==> flow/design.v <==
`timescale 1ns / 1ps
module cordic_sin(
    I_rst_n,         
    I_clk,           
    I_phase,         
    O_cos,           
    O_sin           
    );
    input wire I_rst_n;
    input wire I_clk;
    input wire [14 - 1: 0] I_phase;
    output reg [14 - 1: 0] O_cos ;
    output reg [14 - 1: 0] O_sin ;
    wire [14 - 1: 0] S_cos_0 = 14'd4477;
    wire [14 - 1: 0] S_sin_0 = 0;
    reg [14 - 1: 0] R_cos_1 ;
    reg [14 - 1: 0] R_sin_1 ;
    reg [14 - 1: 0] R_phs_1 ;
    reg [14 - 1: 0] R_cos_2 ;
    reg [14 - 1: 0] R_sin_2 ;
    reg [14 - 1: 0] R_phs_2 ;
    reg [14 - 1: 0] R_cos_3 ;
    reg [14 - 1: 0] R_sin_3 ;
    reg [14 - 1: 0] R_phs_3 ;
    reg [14 - 1: 0] R_cos_4 ;
    reg [14 - 1: 0] R_sin_4 ;
    reg [14 - 1: 0] R_phs_4 ;
    reg [14 - 1: 0] R_cos_5 ;
    reg [14 - 1: 0] R_sin_5 ;
    reg [14 - 1: 0] R_phs_5 ;
    reg [14 - 1: 0] R_cos_6 ;
    reg [14 - 1: 0] R_sin_6 ;
    reg [14 - 1: 0] R_phs_6 ;
    reg [14 - 1: 0] R_cos_7 ;
    reg [14 - 1: 0] R_sin_7 ;
    reg [14 - 1: 0] R_phs_7 ;
    reg [14 - 1: 0] R_cos_8 ;
    reg [14 - 1: 0] R_sin_8 ;
    reg [14 - 1: 0] R_phs_8 ;
    reg [14 - 1: 0] R_cos_9 ;
    reg [14 - 1: 0] R_sin_9 ;
    reg [14 - 1: 0] R_phs_9 ;
    reg [14 - 1: 0] R_cos_10 ;
    reg [14 - 1: 0] R_sin_10 ;
    reg [14 - 1: 0] R_phs_10 ;
    reg [14 - 1: 0] R_cos_11 ;
    reg [14 - 1: 0] R_sin_11 ;
    reg [14 - 1: 0] R_phs_11 ;
    reg [14 - 1: 0] R_cos_12 ;
    reg [14 - 1: 0] R_sin_12 ;
    reg [14 - 1: 0] R_phs_12 ;
    always@(posedge I_clk)
    begin
        if (I_rst_n == 1'b0) begin
            R_cos_1 <= 0;
            R_sin_1 <= 0;
            R_phs_1 <= 0;  
        end
        else begin
            if (I_phase[14 - 1] == 1'b0) begin
                R_cos_1 <= S_cos_0;
                R_sin_1 <= S_sin_0 + S_cos_0;
                R_phs_1 <= I_phase - 14'd1024;
            end
            else begin
                R_cos_1 <= S_cos_0;          
                R_sin_1 <= S_sin_0 - S_cos_0;          
                R_phs_1 <= I_phase + 14'd1024;
            end
        end
    end
    always@(posedge I_clk)                           
    begin                                            
        if (I_rst_n == 1'b0) begin                   
            R_cos_2 <= 0;                            
            R_sin_2 <= 0;                            
            R_phs_2 <= 0;                            
        end                                          
        else begin                                   
            if (R_phs_1[14 - 1] == 1'b0) begin
                R_cos_2 <= R_cos_1 - {R_sin_1[14-1],R_sin_1[14 - 1:1]};                
                R_sin_2 <= R_sin_1 + {R_cos_1[14-1],R_cos_1[14 - 1:1]};                   
                R_phs_2 <= R_phs_1 - 14'd605;        
            end                                      
            else begin                               
                R_cos_2 <= R_cos_1 + {R_sin_1[14-1],R_sin_1[14 - 1:1]};             
                R_sin_2 <= R_sin_1 - {R_cos_1[14-1],R_cos_1[14 - 1:1]};                   
                R_phs_2 <= R_phs_1 + 14'd605;        
            end                                      
        end                                          
    end
    always@(posedge I_clk)                                                           
    begin                                                                            
        if (I_rst_n == 1'b0) begin                                                   
            R_cos_3 <= 0;                                                            
            R_sin_3 <= 0;                                                            
            R_phs_3 <= 0;                                                            
        end                                                                          
        else begin                                                                   
            if (R_phs_2[14 - 1] == 1'b0) begin                                
                R_cos_3 <= R_cos_2 - {R_sin_2[14-1],R_sin_2[14-1],R_sin_2[14 - 1:2]};
                R_sin_3 <= R_sin_2 + {R_cos_2[14-1],R_cos_2[14-1],R_cos_2[14 - 1:2]};
                R_phs_3 <= R_phs_2 - 14'd319;                                        
            end                                                                      
            else begin                                                               
                R_cos_3 <= R_cos_2 + {R_sin_2[14-1],R_sin_2[14-1],R_sin_2[14 - 1:2]};
                R_sin_3 <= R_sin_2 - {R_cos_2[14-1],R_cos_2[14-1],R_cos_2[14 - 1:2]};
                R_phs_3 <= R_phs_2 + 14'd319;                                        
            end                                                                      
        end                                                                          
    end
    always@(posedge I_clk)                                                                                
    begin                                                                                                 
        if (I_rst_n == 1'b0) begin                                                                        
            R_cos_4 <= 0;                                                                                 
            R_sin_4 <= 0;                                                                                 
            R_phs_4 <= 0;                                                                                 
        end                                                                                               
        else begin                                                                                        
            if (R_phs_3[14 - 1] == 1'b0) begin                                                     
                R_cos_4 <= R_cos_3 - {R_sin_3[14-1],R_sin_3[14-1],R_sin_3[14-1],R_sin_3[14 - 1:3]};
                R_sin_4 <= R_sin_3 + {R_cos_3[14-1],R_cos_3[14-1],R_cos_3[14-1],R_cos_3[14 - 1:3]};
                R_phs_4 <= R_phs_3 - 14'd162;                                                             
            end                                                                                           
            else begin                                                                                    
                R_cos_4 <= R_cos_3 + {R_sin_3[14-1],R_sin_3[14-1],R_sin_3[14-1],R_sin_3[14 - 1:3]};
                R_sin_4 <= R_sin_3 - {R_cos_3[14-1],R_cos_3[14-1],R_cos_3[14-1],R_cos_3[14 - 1:3]};
                R_phs_4 <= R_phs_3 + 14'd162;                                                             
            end                                                                                           
        end                                                                                               
    end
    always@(posedge I_clk)                                                                                                     
    begin                                                                                                                      
        if (I_rst_n == 1'b0) begin                                                                                             
            R_cos_5 <= 0;                                                                                                      
            R_sin_5 <= 0;                                                                                                      
            R_phs_5 <= 0;                                                                                                      
        end                                                                                                                    
        else begin                                                                                                             
            if (R_phs_4[14 - 1] == 1'b0) begin                                                                          
                R_cos_5 <= R_cos_4 - {R_sin_4[14-1],R_sin_4[14-1],R_sin_4[14-1],R_sin_4[14-1],R_sin_4[14 - 1:4]};
                R_sin_5 <= R_sin_4 + {R_cos_4[14-1],R_cos_4[14-1],R_cos_4[14-1],R_cos_4[14-1],R_cos_4[14 - 1:4]};
                R_phs_5 <= R_phs_4 - 14'd81;                                                                                  
            end                                                                                                                
            else begin                                                                                                         
                R_cos_5 <= R_cos_4 + {R_sin_4[14-1],R_sin_4[14-1],R_sin_4[14-1],R_sin_4[14-1],R_sin_4[14 - 1:4]};
                R_sin_5 <= R_sin_4 - {R_cos_4[14-1],R_cos_4[14-1],R_cos_4[14-1],R_cos_4[14-1],R_cos_4[14 - 1:4]};
                R_phs_5 <= R_phs_4 + 14'd81;                                                                                  
            end                                                                                                                
        end                                                                                                                    
    end
    always@(posedge I_clk)                                                                                                                          
    begin                                                                                                                                           
        if (I_rst_n == 1'b0) begin                                                                                                                  
            R_cos_6 <= 0;                                                                                                                           
            R_sin_6 <= 0;                                                                                                                           
            R_phs_6 <= 0;                                                                                                                           
        end                                                                                                                                         
        else begin                                                                                                                                  
            if (R_phs_5[14 - 1] == 1'b0) begin                                                                                               
                R_cos_6 <= R_cos_5 - {R_sin_5[14-1],R_sin_5[14-1],R_sin_5[14-1],R_sin_5[14-1],R_sin_5[14-1],R_sin_5[14 - 1:5]};
                R_sin_6 <= R_sin_5 + {R_cos_5[14-1],R_cos_5[14-1],R_cos_5[14-1],R_cos_5[14-1],R_cos_5[14-1],R_cos_5[14 - 1:5]};
                R_phs_6 <= R_phs_5 - 14'd41;                                                                                                       
            end                                                                                                                                     
            else begin                                                                                                                              
                R_cos_6 <= R_cos_5 + {R_sin_5[14-1],R_sin_5[14-1],R_sin_5[14-1],R_sin_5[14-1],R_sin_5[14-1],R_sin_5[14 - 1:5]};
                R_sin_6 <= R_sin_5 - {R_cos_5[14-1],R_cos_5[14-1],R_cos_5[14-1],R_cos_5[14-1],R_cos_5[14-1],R_cos_5[14 - 1:5]};
                R_phs_6 <= R_phs_5 + 14'd41;                                                                                                       
            end                                                                                                                                     
        end                                                                                                                                         
    end
    always@(posedge I_clk)                                                                                                                                                
    begin                                                                                                                                                                 
        if (I_rst_n == 1'b0) begin                                                                                                                                        
            R_cos_7 <= 0;                                                                                                                                                 
            R_sin_7 <= 0;                                                                                                                                                 
            R_phs_7 <= 0;                                                                                                                                                 
        end                                                                                                                                                               
        else begin                                                                                                                                                        
            if (R_phs_6[14 - 1] == 1'b0) begin                                                                                                                     
                R_cos_7 <= R_cos_6 - {R_sin_6[14-1],R_sin_6[14-1],R_sin_6[14-1],R_sin_6[14-1],R_sin_6[14-1],R_sin_6[14-1],R_sin_6[14 - 1:6]}; 
                R_sin_7 <= R_sin_6 + {R_cos_6[14-1],R_cos_6[14-1],R_cos_6[14-1],R_cos_6[14-1],R_cos_6[14-1],R_cos_6[14-1],R_cos_6[14 - 1:6]}; 
                R_phs_7 <= R_phs_6 - 14'd20;                                                                                                                             
            end                                                                                                                                                           
            else begin                                                                                                                                                    
                R_cos_7 <= R_cos_6 + {R_sin_6[14-1],R_sin_6[14-1],R_sin_6[14-1],R_sin_6[14-1],R_sin_6[14-1],R_sin_6[14-1],R_sin_6[14 - 1:6]}; 
                R_sin_7 <= R_sin_6 - {R_cos_6[14-1],R_cos_6[14-1],R_cos_6[14-1],R_cos_6[14-1],R_cos_6[14-1],R_cos_6[14-1],R_cos_6[14 - 1:6]}; 
                R_phs_7 <= R_phs_6 + 14'd20;                                                                                                                             
            end                                                                                                                                                           
        end                                                                                                                                                               
    end                                                                                                                                                                   
    always@(posedge I_clk)                                                                                                                                                                    
    begin                                                                                                                                                                                     
        if (I_rst_n == 1'b0) begin                                                                                                                                                            
            R_cos_8 <= 0;                                                                                                                                                                     
            R_sin_8 <= 0;                                                                                                                                                                     
            R_phs_8 <= 0;                                                                                                                                                                     
        end                                                                                                                                                                                   
        else begin                                                                                                                                                                            
            if (R_phs_7[14 - 1] == 1'b0) begin                                                                                                                                         
                R_cos_8 <= R_cos_7 - {R_sin_7[14-1],R_sin_7[14-1],R_sin_7[14-1],R_sin_7[14-1],R_sin_7[14-1],R_sin_7[14-1],R_sin_7[14-1],R_sin_7[14 - 1:7]};
                R_sin_8 <= R_sin_7 + {R_cos_7[14-1],R_cos_7[14-1],R_cos_7[14-1],R_cos_7[14-1],R_cos_7[14-1],R_cos_7[14-1],R_cos_7[14-1],R_cos_7[14 - 1:7]};
                R_phs_8 <= R_phs_7 - 14'd10;                                                                                                                                                 
            end                                                                                                                                                                               
            else begin                                                                                                                                                                        
                R_cos_8 <= R_cos_7 + {R_sin_7[14-1],R_sin_7[14-1],R_sin_7[14-1],R_sin_7[14-1],R_sin_7[14-1],R_sin_7[14-1],R_sin_7[14-1],R_sin_7[14 - 1:7]};
                R_sin_8 <= R_sin_7 - {R_cos_7[14-1],R_cos_7[14-1],R_cos_7[14-1],R_cos_7[14-1],R_cos_7[14-1],R_cos_7[14-1],R_cos_7[14-1],R_cos_7[14 - 1:7]};
                R_phs_8 <= R_phs_7 + 14'd10;                                                                                                                                                 
            end                                                                                                                                                                               
        end                                                                                                                                                                                   
    end 
    always@(posedge I_clk)                                                                                                                                                                                                     
    begin                                                                                                                                                                                                                      
        if (I_rst_n == 1'b0) begin                                                                                                                                                                                             
            R_cos_9 <= 0;                                                                                                                                                                                                      
            R_sin_9 <= 0;                                                                                                                                                                                                      
            R_phs_9 <= 0;                                                                                                                                                                                                      
        end                                                                                                                                                                                                                    
        else begin                                                                                                                                                                                                             
            if (R_phs_8[14 - 1] == 1'b0) begin                                                                                                                                                                          
                R_cos_9 <= R_cos_8 - {R_sin_8[14-1],R_sin_8[14-1],R_sin_8[14-1],R_sin_8[14-1],R_sin_8[14-1],R_sin_8[14-1],R_sin_8[14-1],R_sin_8[14-1],R_sin_8[14 - 1:8]};            
                R_sin_9 <= R_sin_8 + {R_cos_8[14-1],R_cos_8[14-1],R_cos_8[14-1],R_cos_8[14-1],R_cos_8[14-1],R_cos_8[14-1],R_cos_8[14-1],R_cos_8[14-1],R_cos_8[14 - 1:8]};            
                R_phs_9 <= R_phs_8 - 14'd5;                                                                                                                                                                                  
            end                                                                                                                                                                                                                
            else begin                                                                                                                                                                                                         
                R_cos_9 <= R_cos_8 + {R_sin_8[14-1],R_sin_8[14-1],R_sin_8[14-1],R_sin_8[14-1],R_sin_8[14-1],R_sin_8[14-1],R_sin_8[14-1],R_sin_8[14-1],R_sin_8[14 - 1:8]};             
                R_sin_9 <= R_sin_8 - {R_cos_8[14-1],R_cos_8[14-1],R_cos_8[14-1],R_cos_8[14-1],R_cos_8[14-1],R_cos_8[14-1],R_cos_8[14-1],R_cos_8[14-1],R_cos_8[14 - 1:8]};             
                R_phs_9 <= R_phs_8 + 14'd5;                                                                                                                                                                                  
            end                                                                                                                                                                                                                
        end                                                                                                                                                                                                                    
    end
    always@(posedge I_clk)                                                                                                                                                                                                                       
    begin                                                                                                                                                                                                                                        
        if (I_rst_n == 1'b0) begin                                                                                                                                                                                                               
            R_cos_10 <= 0;                                                                                                                                                                                                                        
            R_sin_10 <= 0;                                                                                                                                                                                                                        
            R_phs_10 <= 0;                                                                                                                                                                                                                        
        end                                                                                                                                                                                                                                      
        else begin                                                                                                                                                                                                                               
            if (R_phs_9[14 - 1] == 1'b0) begin                                                                                                                                                                                            
                R_cos_10 <= R_cos_9 - {R_sin_9[14-1],R_sin_9[14-1],R_sin_9[14-1],R_sin_9[14-1],R_sin_9[14-1],R_sin_9[14-1],R_sin_9[14-1],R_sin_9[14-1],R_sin_9[14-1],R_sin_9[14 - 1:9]};         
                R_sin_10 <= R_sin_9 + {R_cos_9[14-1],R_cos_9[14-1],R_cos_9[14-1],R_cos_9[14-1],R_cos_9[14-1],R_cos_9[14-1],R_cos_9[14-1],R_cos_9[14-1],R_cos_9[14-1],R_cos_9[14 - 1:9]};         
                R_phs_10 <= R_phs_9 - 14'd3;                                                                                                                                                                                                    
            end                                                                                                                                                                                                                                  
            else begin                                                                                                                                                                                                                           
                R_cos_10 <= R_cos_9 + {R_sin_9[14-1],R_sin_9[14-1],R_sin_9[14-1],R_sin_9[14-1],R_sin_9[14-1],R_sin_9[14-1],R_sin_9[14-1],R_sin_9[14-1],R_sin_9[14-1],R_sin_9[14 - 1:9]};          
                R_sin_10 <= R_sin_9 - {R_cos_9[14-1],R_cos_9[14-1],R_cos_9[14-1],R_cos_9[14-1],R_cos_9[14-1],R_cos_9[14-1],R_cos_9[14-1],R_cos_9[14-1],R_cos_9[14-1],R_cos_9[14 - 1:9]};          
                R_phs_10 <= R_phs_9 + 14'd3;                                                                                                                                                                                                    
            end                                                                                                                                                                                                                                  
        end                                                                                                                                                                                                                                      
    end                                                                                                                                                                                                                                                        
    always@(posedge I_clk)                                                                                                                                                                                                                                     
    begin                                                                                                                                                                                                                                                      
        if (I_rst_n == 1'b0) begin                                                                                                                                                                                                                             
            R_cos_11 <= 0;                                                                                                                                                                                                                                     
            R_sin_11 <= 0;                                                                                                                                                                                                                                     
            R_phs_11 <= 0;                                                                                                                                                                                                                                     
        end                                                                                                                                                                                                                                                    
        else begin                                                                                                                                                                                                                                             
            if (R_phs_10[14 - 1] == 1'b0) begin                                                                                                                                                                                                          
                R_cos_11 <= R_cos_10 - {R_sin_10[14-1],R_sin_10[14-1],R_sin_10[14-1],R_sin_10[14-1],R_sin_10[14-1],R_sin_10[14-1],R_sin_10[14-1],R_sin_10[14-1],R_sin_10[14-1],R_sin_10[14-1],R_sin_10[14 - 1:10]}; 
                R_sin_11 <= R_sin_10 + {R_cos_10[14-1],R_cos_10[14-1],R_cos_10[14-1],R_cos_10[14-1],R_cos_10[14-1],R_cos_10[14-1],R_cos_10[14-1],R_cos_10[14-1],R_cos_10[14-1],R_cos_10[14-1],R_cos_10[14 - 1:10]}; 
                R_phs_11 <= R_phs_10 - 14'd1;                                                                                                                                                                                                                
            end                                                                                                                                                                                                                                                
            else begin                                                                                                                                                                                                                                         
                R_cos_11 <= R_cos_10 + {R_sin_10[14-1],R_sin_10[14-1],R_sin_10[14-1],R_sin_10[14-1],R_sin_10[14-1],R_sin_10[14-1],R_sin_10[14-1],R_sin_10[14-1],R_sin_10[14-1],R_sin_10[14-1],R_sin_10[14 - 1:10]};
                R_sin_11 <= R_sin_10 - {R_cos_10[14-1],R_cos_10[14-1],R_cos_10[14-1],R_cos_10[14-1],R_cos_10[14-1],R_cos_10[14-1],R_cos_10[14-1],R_cos_10[14-1],R_cos_10[14-1],R_cos_10[14-1],R_cos_10[14 - 1:10]};
                R_phs_11 <= R_phs_10 + 14'd1;                                                                                                                                                                                                                
            end                                                                                                                                                                                                                                                
        end                                                                                                                                                                                                                                                    
    end                                                                                                                                                                                                                                                                                                                                                          
    always@(posedge I_clk)                                                                                                                                                                                                                                     
    begin                                                                                                                                                                                                                                                      
        if (I_rst_n == 1'b0) begin                                                                                                                                                                                                                             
            R_cos_12 <= 0;                                                                                                                                                                                                                                     
            R_sin_12 <= 0;                                                                                                                                                                                                                                     
            R_phs_12 <= 0;                                                                                                                                                                                                                                     
        end                                                                                                                                                                                                                                                    
        else begin                                                                                                                                                                                                                                             
            if (R_phs_11[14 - 1] == 1'b0) begin                                                                                                                                                                                                          
                R_cos_12 <= R_cos_11 - {R_sin_11[14-1],R_sin_11[14-1],R_sin_11[14-1],R_sin_11[14-1],R_sin_11[14-1],R_sin_11[14-1],R_sin_11[14-1],R_sin_11[14-1],R_sin_11[14-1],R_sin_11[14-1],R_sin_11[14-1],R_sin_11[14 - 1:11]}; 
                R_sin_12 <= R_sin_11 + {R_cos_11[14-1],R_cos_11[14-1],R_cos_11[14-1],R_cos_11[14-1],R_cos_11[14-1],R_cos_11[14-1],R_cos_11[14-1],R_cos_11[14-1],R_cos_11[14-1],R_cos_11[14-1],R_cos_11[14-1],R_cos_11[14 - 1:11]}; 
                R_phs_12 <= R_phs_11 - 14'd1;                                                                                                                                                                                                                
            end                                                                                                                                                                                                                                                
            else begin                                                                                                                                                                                                                                         
                R_cos_12 <= R_cos_11 + {R_sin_11[14-1],R_sin_11[14-1],R_sin_11[14-1],R_sin_11[14-1],R_sin_11[14-1],R_sin_11[14-1],R_sin_11[14-1],R_sin_11[14-1],R_sin_11[14-1],R_sin_11[14-1],R_sin_11[14-1],R_sin_11[14 - 1:11]};
                R_sin_12 <= R_sin_11 - {R_cos_11[14-1],R_cos_11[14-1],R_cos_11[14-1],R_cos_11[14-1],R_cos_11[14-1],R_cos_11[14-1],R_cos_11[14-1],R_cos_11[14-1],R_cos_11[14-1],R_cos_11[14-1],R_cos_11[14-1],R_cos_11[14 - 1:11]};
                R_phs_12 <= R_phs_11 + 14'd1;                                                                                                                                                                                                                
            end                                                                                                                                                                                                                                                
        end                                                                                                                                                                                                                                                    
    end
    always@(posedge I_clk)                                                                                                                                                                                                                                     
    begin                                                                                                                                                                                                                                                      
        if (I_rst_n == 1'b0) begin                                                                                                                                                                                                                             
            O_cos <= 0;                                                                                                                                                                                                                                     
            O_sin <= 0;                                                                                                                                                                                                                                                                                                                                                                                                                                                                         
        end                                                                                                                                                                                                                                                    
        else begin                                                                                                                                                                                                                                             
            if (R_phs_12[14 - 1] == 1'b0) begin                                                                                                                                                                                                          
                O_cos <= R_cos_12 - {R_sin_12[14-1],R_sin_12[14-1],R_sin_12[14-1],R_sin_12[14-1],R_sin_12[14-1],R_sin_12[14-1],R_sin_12[14-1],R_sin_12[14-1],R_sin_12[14-1],R_sin_12[14-1],R_sin_12[14-1],R_sin_12[14-1],R_sin_12[14 - 1:12]}; 
                O_sin <= R_sin_12 + {R_cos_12[14-1],R_cos_12[14-1],R_cos_12[14-1],R_cos_12[14-1],R_cos_12[14-1],R_cos_12[14-1],R_cos_12[14-1],R_cos_12[14-1],R_cos_12[14-1],R_cos_12[14-1],R_cos_12[14-1],R_cos_12[14-1],R_cos_12[14 - 1:12]};                                                                                                                                                                                                             
            end                                                                                                                                                                                                                                                
            else begin                                                                                                                                                                                                                                         
                O_cos <= R_cos_12 + {R_sin_12[14-1],R_sin_12[14-1],R_sin_12[14-1],R_sin_12[14-1],R_sin_12[14-1],R_sin_12[14-1],R_sin_12[14-1],R_sin_12[14-1],R_sin_12[14-1],R_sin_12[14-1],R_sin_12[14-1],R_sin_12[14-1],R_sin_12[14 - 1:12]};
                O_sin <= R_sin_12 - {R_cos_12[14-1],R_cos_12[14-1],R_cos_12[14-1],R_cos_12[14-1],R_cos_12[14-1],R_cos_12[14-1],R_cos_12[14-1],R_cos_12[14-1],R_cos_12[14-1],R_cos_12[14-1],R_cos_12[14-1],R_cos_12[14-1],R_cos_12[14 - 1:12]};                                                                                                                                                                                                          
            end                                                                                                                                                                                                                                                
        end                                                                                                                                                                                                                                                    
    end
endmodule
`timescale 1ns / 1ps
module cordic_native(
    I_rst_n,                 
    I_clk,                   
    I_init_phase,            
    I_change_phase,           
    I_inc_phase,             
    O_cos,                   
    O_sin                    
    );
    input wire I_rst_n;
    input wire I_clk;
    input wire [14 - 1: 0] I_init_phase;
    input wire I_change_phase;
    input wire [14 - 1: 0] I_inc_phase;
    output reg [14 - 1: 0] O_cos;
    output reg [14 - 1: 0] O_sin;
    reg [14 - 1: 0] R_current_phase ;
    wire [14 - 1: 0] S_cos;
    wire [14 - 1: 0] S_sin;
    parameter DIR_FWD = 1'b0;
    parameter DIR_BAK = 1'b1;
    reg R_phase_dir ;
    reg R_cos_dir ;
    parameter MAX_PHASE = 14'd2047;
    parameter MIN_PHASE = -14'd2048;
    wire S_reach_top;  
    assign S_reach_top = (R_current_phase[14 - 1]==0)&&(R_current_phase + I_inc_phase > MAX_PHASE);
    wire S_reach_bottom;  
    assign S_reach_bottom = (R_current_phase[14 - 1]==1)&&(R_current_phase - I_inc_phase < MIN_PHASE);
    always@(posedge I_clk)
    begin
        if (I_rst_n == 0) R_phase_dir <= DIR_FWD;
        else begin
            if (R_phase_dir == DIR_FWD)
                if (S_reach_top) R_phase_dir <= DIR_BAK;
                else R_phase_dir <= DIR_FWD;
            else  
            begin
                if (S_reach_bottom) R_phase_dir <= DIR_FWD;
                else R_phase_dir <= DIR_BAK;
            end
        end
    end
    always @(posedge I_clk)
    begin
        if (I_rst_n == 0) R_current_phase <= I_init_phase;
        else if (I_change_phase == 1'b1) R_current_phase <= I_init_phase;
        else 
            case(R_phase_dir)
            DIR_FWD: if (S_reach_top) R_current_phase <= MAX_PHASE - (R_current_phase + I_inc_phase - MAX_PHASE);
                     else R_current_phase <= R_current_phase + I_inc_phase;
            DIR_BAK: if (S_reach_bottom) R_current_phase <= MIN_PHASE + (R_current_phase - I_inc_phase - MIN_PHASE);
                     else R_current_phase <= R_current_phase - I_inc_phase;
            endcase
    end 
    cordic_sin cordic_sin_inst(
       .I_rst_n(I_rst_n),         
       .I_clk(I_clk),           
       .I_phase(R_current_phase),         
       .O_cos(S_cos),           
       .O_sin(S_sin)           
       );
   reg [13-1:0] R_dir_delay ;
   always @(posedge I_clk)
   begin
       R_dir_delay[0] <= R_phase_dir;
       R_dir_delay[1] <= R_dir_delay[0];
       R_dir_delay[2] <= R_dir_delay[1];
       R_dir_delay[3] <= R_dir_delay[2];
       R_dir_delay[4] <= R_dir_delay[3];
       R_dir_delay[5] <= R_dir_delay[4];
       R_dir_delay[6] <= R_dir_delay[5];
       R_dir_delay[7] <= R_dir_delay[6];
       R_dir_delay[8] <= R_dir_delay[7];
       R_dir_delay[9] <= R_dir_delay[8];
       R_dir_delay[10] <= R_dir_delay[9];
       R_dir_delay[11] <= R_dir_delay[10];
       R_dir_delay[12] <= R_dir_delay[11];
       R_cos_dir <= R_dir_delay[12];
   end
   always @(posedge I_clk)
   begin
       O_sin <= S_sin;
       if (R_cos_dir == DIR_FWD) O_cos <= S_cos;
       else O_cos <= -S_cos;
   end
endmodule
Reports on cordic_native
Tool output for the design above, in the order of the flow.
Line numbers count from 1 in the design file above.
Library cell names are shortened.
Not given: --
- top module: cordic_native
- clock input: I_clk
- library: sky130hd
- timing corner: tt_025C_1v80

Word-level counts
Counts by Yosys on the flattened word-level netlist (proc, flatten, opt, wreduce; memories kept). Register bits leave out memories and registers merged into their read ports (data or address); mux counts leave out enables and synchronous resets folded into registers. Print and check cells are left out. Cells with the same type and inputs are merged into one.
- bits in registers: 589
- bits of input ports at 31
- word-level cells: 176
- noted output and inout port bits: 28
- $add $sub $neg at 79
- mux-type cells at 47
- magnitude comparators: 2
- bitwise logic cells at 2
- noted reduce/logical cells: 2
- operators by type and width (operator ; number):
    14-bit 2-to-1 mux ; 42
    14-bit adder ; 25
    14-bit subtractor ; 25
    14-bit by 1-bit adder with 14-bit output with constant B ; 2
    14-bit by 1-bit subtractor with 14-bit output with constant B ; 2
    14-bit by 11-bit subtractor with 14-bit output with constant B ; 2
    14-bit parallel mux with 2-bit select ; 1
    11-bit by 14-bit subtractor with 14-bit output with constant A ; 1
    14-bit by 10-bit adder with 14-bit output with constant B ; 1
    14-bit by 10-bit subtractor with 14-bit output with constant B ; 1
    14-bit by 11-bit adder with 14-bit output with constant B ; 1
    14-bit by 11-bit > comparator with 1-bit output with constant B ; 1
    14-bit adder with constant A ; 1
    14-bit subtractor with constant B ; 1
    14-bit less-than comparator with constant B ; 1
    14-bit by 2-bit adder with 14-bit output with constant B ; 1
    14-bit by 2-bit subtractor with 14-bit output with constant B ; 1
    14-bit by 3-bit adder with 14-bit output with constant B ; 1
    14-bit by 3-bit subtractor with 14-bit output with constant B ; 1
    14-bit by 4-bit adder with 14-bit output with constant B ; 1
    14-bit by 4-bit subtractor with 14-bit output with constant B ; 1
    14-bit by 5-bit adder with 14-bit output with constant B ; 1
    14-bit by 5-bit subtractor with 14-bit output with constant B ; 1
    14-bit by 6-bit adder with 14-bit output with constant B ; 1
    14-bit by 6-bit subtractor with 14-bit output with constant B ; 1
    14-bit by 7-bit adder with 14-bit output with constant B ; 1
    14-bit by 7-bit subtractor with 14-bit output with constant B ; 1
    14-bit by 8-bit adder with 14-bit output with constant B ; 1
Not listed: further kinds 8, cells in them 12.

Logic depth
Depth = most cells in a row (Yosys ltp): at word level without a register or memory, in the mapped netlist without a sequential cell, where the memories' decode and read muxes count.
- noted depth in word-level cells: 7
- ABC_AREA at 0
- noted mapped depth: 16
- mapped depth without buffers at 16

Mapped cells and area
The flow's flattened synthesis, as Yosys stat reports it; memories are mapped. The netlist is that of the ABC_AREA named above (0 if unset); the other value can give another one.
- noted buffers: 104
- noted sequential area: 0.0110306 mm^2
- cells in the netlist: 4224
- cell area after synthesis: 0.0360946 mm^2
- noted mapped flip-flops: 551
- cells by type (cell type ; number ; total area (um^2)):
    dfxtp_1 ; 551 ; 1.1E+04
    ha_1 ; 498 ; 6.23E+03
    xnor2_1 ; 301 ; 2.64E+03
    nor2_1 ; 592 ; 2.22E+03
    a21oi_1 ; 350 ; 1751.68
    xor2_1 ; 161 ; 1.41E+03
    inv_1 ; 275 ; 1032.24
    o21ai_0 ; 203 ; 1.02E+03
    o21bai_1 ; 123 ; 923.386
    nor3_1 ; 173 ; 865.83
    fa_1 ; 39 ; 780.749
    a21o_1 ; 75 ; 563.04
    nand2_1 ; 119 ; 446.678
    and2_1 ; 71 ; 444.176
    a211oi_1 ; 52 ; 390.374
    nand3_1 ; 73 ; 365.35
    mux2i_1 ; 35 ; 350.336
    clkbuf_1 ; 86 ; 322.81
Not listed: further types 55, cells in them 447.
The figures by module come from a second, unflattened synthesis with its own total; it is not the netlist above.
- cells (unflattened synthesis) at 4545
- area (unflattened synthesis): 0.0386195 mm^2
Each row is one instance without its submodules.
- modules (module ; area (mm^2) ; cells ; instances ; seq. area (mm^2)):
    cordic_sin ; 0.0349898 ; 4130 ; 1 ; 0.0098895
    cordic_native ; 0.0036297 ; 415 ; 1 ; 0.0011411

Path before layout
Source: OpenSTA report_checks on the synthesized netlist (no wires, ideal clock, input and output delay 20% of the period each), path of least setup slack; recovery checks are left aside. Register names are those of the netlist, which keeps one name where synthesis merged equal registers.
- path type: input -> register
- start point: input port I_inc_phase[0]
- end point: register R_current_phase[1]
- input delay: 1000 ps
- noted required time: 4931 ps
- clock period: 5000 ps
- time at the first pin: 1000 ps
- noted arrival time: 3458 ps
- buffers on the path at 0
- noted stages on the path: 12
- noted setup slack: 1473 ps
- path delay: 2527 ps
- noted setup time: 69 ps
- noted synthesis period reached: 3527 ps
"path delay" is the arrival time less input delay plus setup time.
"stages on the path": output pins that drive a net of the path, with the launching flip-flop's if there is one; two outputs of one cell count as two.
"synthesis period reached" is the clock period less the worst setup slack; recovery checks do not enter. This is arithmetic on one report: input and output delays are still those of the set period (20% each).
The rows between start and end are the longest chain of elaborated cells between them; the timing report does not say that the signal goes this way. Where chains are equally long, one stands for them.
A line is the first line of the expression or statement that the cell stems from. Yosys adds cells for indexed reads and writes and turns some case tables into memories.
A register here has more assigning lines than the two given.
- cells stage by stage: ha_1 -> inv_1 -> fa_1 -> o21ba_2 -> o211a_1 -> o21ai_0 -> a21oi_1 -> or3_4 -> a31oi_2 -> mux2_1 -> mux2_2 -> o21ai_1
- cells in the longest elaborated chain: 7
- elaborated cells between the ends (all ways): 15
- classes of those cells: add/sub: 6; compare: 2; mux: 5; reduce/logical: 2
- ends and longest elaborated chain, post-synthesis (what ; line ; source):
    start: declaration ; 324 ; input wire [14 - 1: 0] I_inc_phase;
    14-bit subtractor (2 in a row) ; 362 ; DIR_BAK: if (S_reach_bottom) R_current_phase <= MIN_PHASE + (R_current_phase - I_inc_phase - MIN_PHASE);
    14-bit adder ; 362 ;
    14-bit 2-to-1 mux ; 362 ;
    14-bit parallel mux with 2-bit select ; 359 ; case(R_phase_dir)
    14-bit 2-to-1 mux ; 357 ; else if (I_change_phase == 1'b1) R_current_phase <= I_init_phase;
    14-bit 2-to-1 mux ; 356 ; if (I_rst_n == 0) R_current_phase <= I_init_phase;
    end: assignment ; 356 ;
    end: assignment ; 357 ;
    end: declaration ; 327 ; reg [14 - 1: 0] R_current_phase ;

Timing after layout
Path of least setup slack in the final report of stored run 1 (OpenROAD, finished layout, wires in). Where an end is a register, its clock arrival counts in the times.
The report prints the path's times to 10 ps; the period is as set.
- path type: register -> register
- start point: register cordic_sin_inst.R_sin_8[8]
- end point: register cordic_sin_inst.R_cos_9[13]
- buffers on the path at 0
- time at the first pin: 580 ps
- noted setup time: 90 ps
- noted setup slack: 430 ps
- noted required time: 4420 ps
- noted stages on the path: 14
- noted arrival time: 4000 ps
- clock period: 3950 ps
The rows between start and end are the longest chain of elaborated cells between them; the timing report does not say that the signal goes this way. Where chains are equally long, one stands for them.
A register here has more assigning lines than the two given.
- cells stage by stage: dfxtp_1 -> inv_1 -> ha_1 -> mux2_2 -> ha_1 -> a21o_1 -> a21oi_1 -> nor2b_1 -> o21a_1 -> o22ai_1 -> o21ai_0 -> o41ai_1 -> o21ai_0 -> mux2_2
- cells in the longest elaborated chain: 2
- elaborated cells between the ends (all ways): 3
- source lines of those cells: 3
- classes of those cells: add/sub: 2; mux: 1
- ends and longest elaborated chain, post-layout (what ; line ; source):
    start: declaration ; 38 ; reg [14 - 1: 0] R_sin_8 ;
    start: assignment ; 202 ; R_sin_8 <= R_sin_7 + {R_cos_7[14-1],R_cos_7[14-1],R_cos_7[14-1],R_cos_7[14-1],R_cos_7[14-1],R_cos_7[14-1],R_co ...
    start: assignment ; 207 ; R_sin_8 <= R_sin_7 - {R_cos_7[14-1],R_cos_7[14-1],R_cos_7[14-1],R_cos_7[14-1],R_cos_7[14-1],R_cos_7[14-1],R_co ...
    14-bit subtractor ; 221 ; R_cos_9 <= R_cos_8 - {R_sin_8[14-1],R_sin_8[14-1],R_sin_8[14-1],R_sin_8[14-1],R_sin_8[14-1],R_sin_8[14-1],R_si ...
    14-bit 2-to-1 mux ; 220 ; if (R_phs_8[14 - 1] == 1'b0) begin
    end: assignment ; 221 ;
    end: assignment ; 226 ; R_cos_9 <= R_cos_8 + {R_sin_8[14-1],R_sin_8[14-1],R_sin_8[14-1],R_sin_8[14-1],R_sin_8[14-1],R_sin_8[14-1],R_si ...
    end: declaration ; 40 ; reg [14 - 1: 0] R_cos_9 ;

Appendix: measured runs

Module cordic_native, platform sky130hd: 3 stored runs of the flow (Yosys, OpenROAD) with differing settings, in no particular order. Input and output delays are each 20% of the period that was set; the output load is 0.01 pF.
"period achieved" = clock period - worst setup slack. The figure is calculated, with input and output delays left at 20% of the set period.
"critical path time" = time allowed to the worst setup path (clock period - input delay - output delay, where it has them) - its slack; a late launch clock adds to it, a late capture clock takes from it.
"critical path time" is known to 10 ps.

Stored run 1

==> flow/run.sh <==
#!/bin/bash
# the make line also repeats the synthesis and layout settings of config.mk as NAME=value (left out here)
make -C /OpenROAD-flow-scripts/flow DESIGN_CONFIG=/design/flow/config.mk WORK_HOME=/design/flow/orfs CLKGATE_MAP_FILE= finish
==> flow/config.mk <==
export PLATFORM = sky130hd
export DESIGN_NAME = cordic_native
export DESIGN_NICKNAME = cordic_native
export VERILOG_FILES = /design/flow/design.v
export SDC_FILE = /design/flow/constraint.sdc
export NUM_CORES = 4
export LEC_CHECK = 0
export CAP_MARGIN = 25
export CORE_MARGIN = 7
export CORE_UTILIZATION = 40
export CTS_CLUSTER_DIAMETER = 284
export CTS_CLUSTER_SIZE = 43
export MAX_ROUTING_LAYER = met4
export PLACE_DENSITY_LB_ADDON = 0.15
export SLEW_MARGIN = 25
export TNS_END_PERCENT = 75
==> flow/constraint.sdc <==
create_clock -name core_clock -period 3.95 [get_ports {I_clk}]
set_input_delay 0.7900 -clock core_clock [delete_from_list [all_inputs] [get_ports {I_clk}]]
set_output_delay 0.7900 -clock core_clock [all_outputs]
set_load 0.01 [all_outputs]

Measured in stored run 1:
- standard-cell area of the final layout at 0.0386571 mm^2
- critical path time: 3520 ps
- class of the worst setup path: register -> register
- die size: 0.0988442 mm^2
- area of the synthesized netlist: 0.0360946 mm^2
- setup TNS: 0 ps
- worst-case hold slack at 342 ps
- post-route utilization: 0.431
- lowest setup slack: 429 ps
- period achieved: 3521 ps

Stored run 2

==> flow/run.sh <==
#!/bin/bash
# the make line also repeats the synthesis and layout settings of config.mk as NAME=value (left out here)
make -C /OpenROAD-flow-scripts/flow DESIGN_CONFIG=/design/flow/config.mk WORK_HOME=/design/flow/orfs CLKGATE_MAP_FILE= finish
==> flow/config.mk <==
export PLATFORM = sky130hd
export DESIGN_NAME = cordic_native
export DESIGN_NICKNAME = cordic_native
export VERILOG_FILES = /design/flow/design.v
export SDC_FILE = /design/flow/constraint.sdc
export NUM_CORES = 4
export LEC_CHECK = 0
export ABC_AREA = 1
export CAP_MARGIN = 20
export CELL_PAD_IN_SITES_DETAIL_PLACEMENT = 1
export CELL_PAD_IN_SITES_GLOBAL_PLACEMENT = 3
export CORE_ASPECT_RATIO = 0.91
export CORE_MARGIN = 3
export CORE_UTILIZATION = 23
export MAX_ROUTING_LAYER = met4
export PLACE_DENSITY_LB_ADDON = 0.28
export SLEW_MARGIN = 20
export TNS_END_PERCENT = 50
==> flow/constraint.sdc <==
create_clock -name core_clock -period 5.0 [get_ports {I_clk}]
set_input_delay 1.0000 -clock core_clock [delete_from_list [all_inputs] [get_ports {I_clk}]]
set_output_delay 1.0000 -clock core_clock [all_outputs]
set_load 0.01 [all_outputs]

Measured in stored run 2:
- standard-cell area of the final layout at 0.043035 mm^2
- critical path time: 3630 ps
- class of the worst setup path: register -> register
- area of the synthesized netlist: 0.0374597 mm^2
- period achieved: 3634 ps
- die size: 0.167752 mm^2
- setup TNS: 0 ps
- post-route utilization: 0.267
- lowest setup slack: 1366 ps
- worst-case hold slack at 319 ps

Stored run 3

==> flow/run.sh <==
#!/bin/bash
# the make line also repeats the synthesis and layout settings of config.mk as NAME=value (left out here)
make -C /OpenROAD-flow-scripts/flow DESIGN_CONFIG=/design/flow/config.mk WORK_HOME=/design/flow/orfs CLKGATE_MAP_FILE= finish
==> flow/config.mk <==
export PLATFORM = sky130hd
export DESIGN_NAME = cordic_native
export DESIGN_NICKNAME = cordic_native
export VERILOG_FILES = /design/flow/design.v
export SDC_FILE = /design/flow/constraint.sdc
export NUM_CORES = 4
export LEC_CHECK = 0
export CAP_MARGIN = 20
export CORE_MARGIN = 2
export CORE_UTILIZATION = 70
export CTS_CLUSTER_DIAMETER = 357
export CTS_CLUSTER_SIZE = 53
export GPL_TIMING_DRIVEN = 0
export MAX_ROUTING_LAYER = met5
export PLACE_DENSITY_LB_ADDON = 0.23
export SETUP_SLACK_MARGIN = 0.86
export SLEW_MARGIN = 20
export TNS_END_PERCENT = 70
==> flow/constraint.sdc <==
create_clock -name core_clock -period 7.16 [get_ports {I_clk}]
set_input_delay 1.4320 -clock core_clock [delete_from_list [all_inputs] [get_ports {I_clk}]]
set_output_delay 1.4320 -clock core_clock [all_outputs]
set_load 0.01 [all_outputs]

Measured in stored run 3:
- worst-case hold slack at 318 ps
- post-route utilization: 0.743
- area of the synthesized netlist: 0.0360946 mm^2
- period achieved: 4528 ps
- standard-cell area of the final layout at 0.0379501 mm^2
- setup TNS: 0 ps
- lowest setup slack: 2632 ps
- die size: 0.0533957 mm^2
- critical path time: 4530 ps
- class of the worst setup path: register -> register
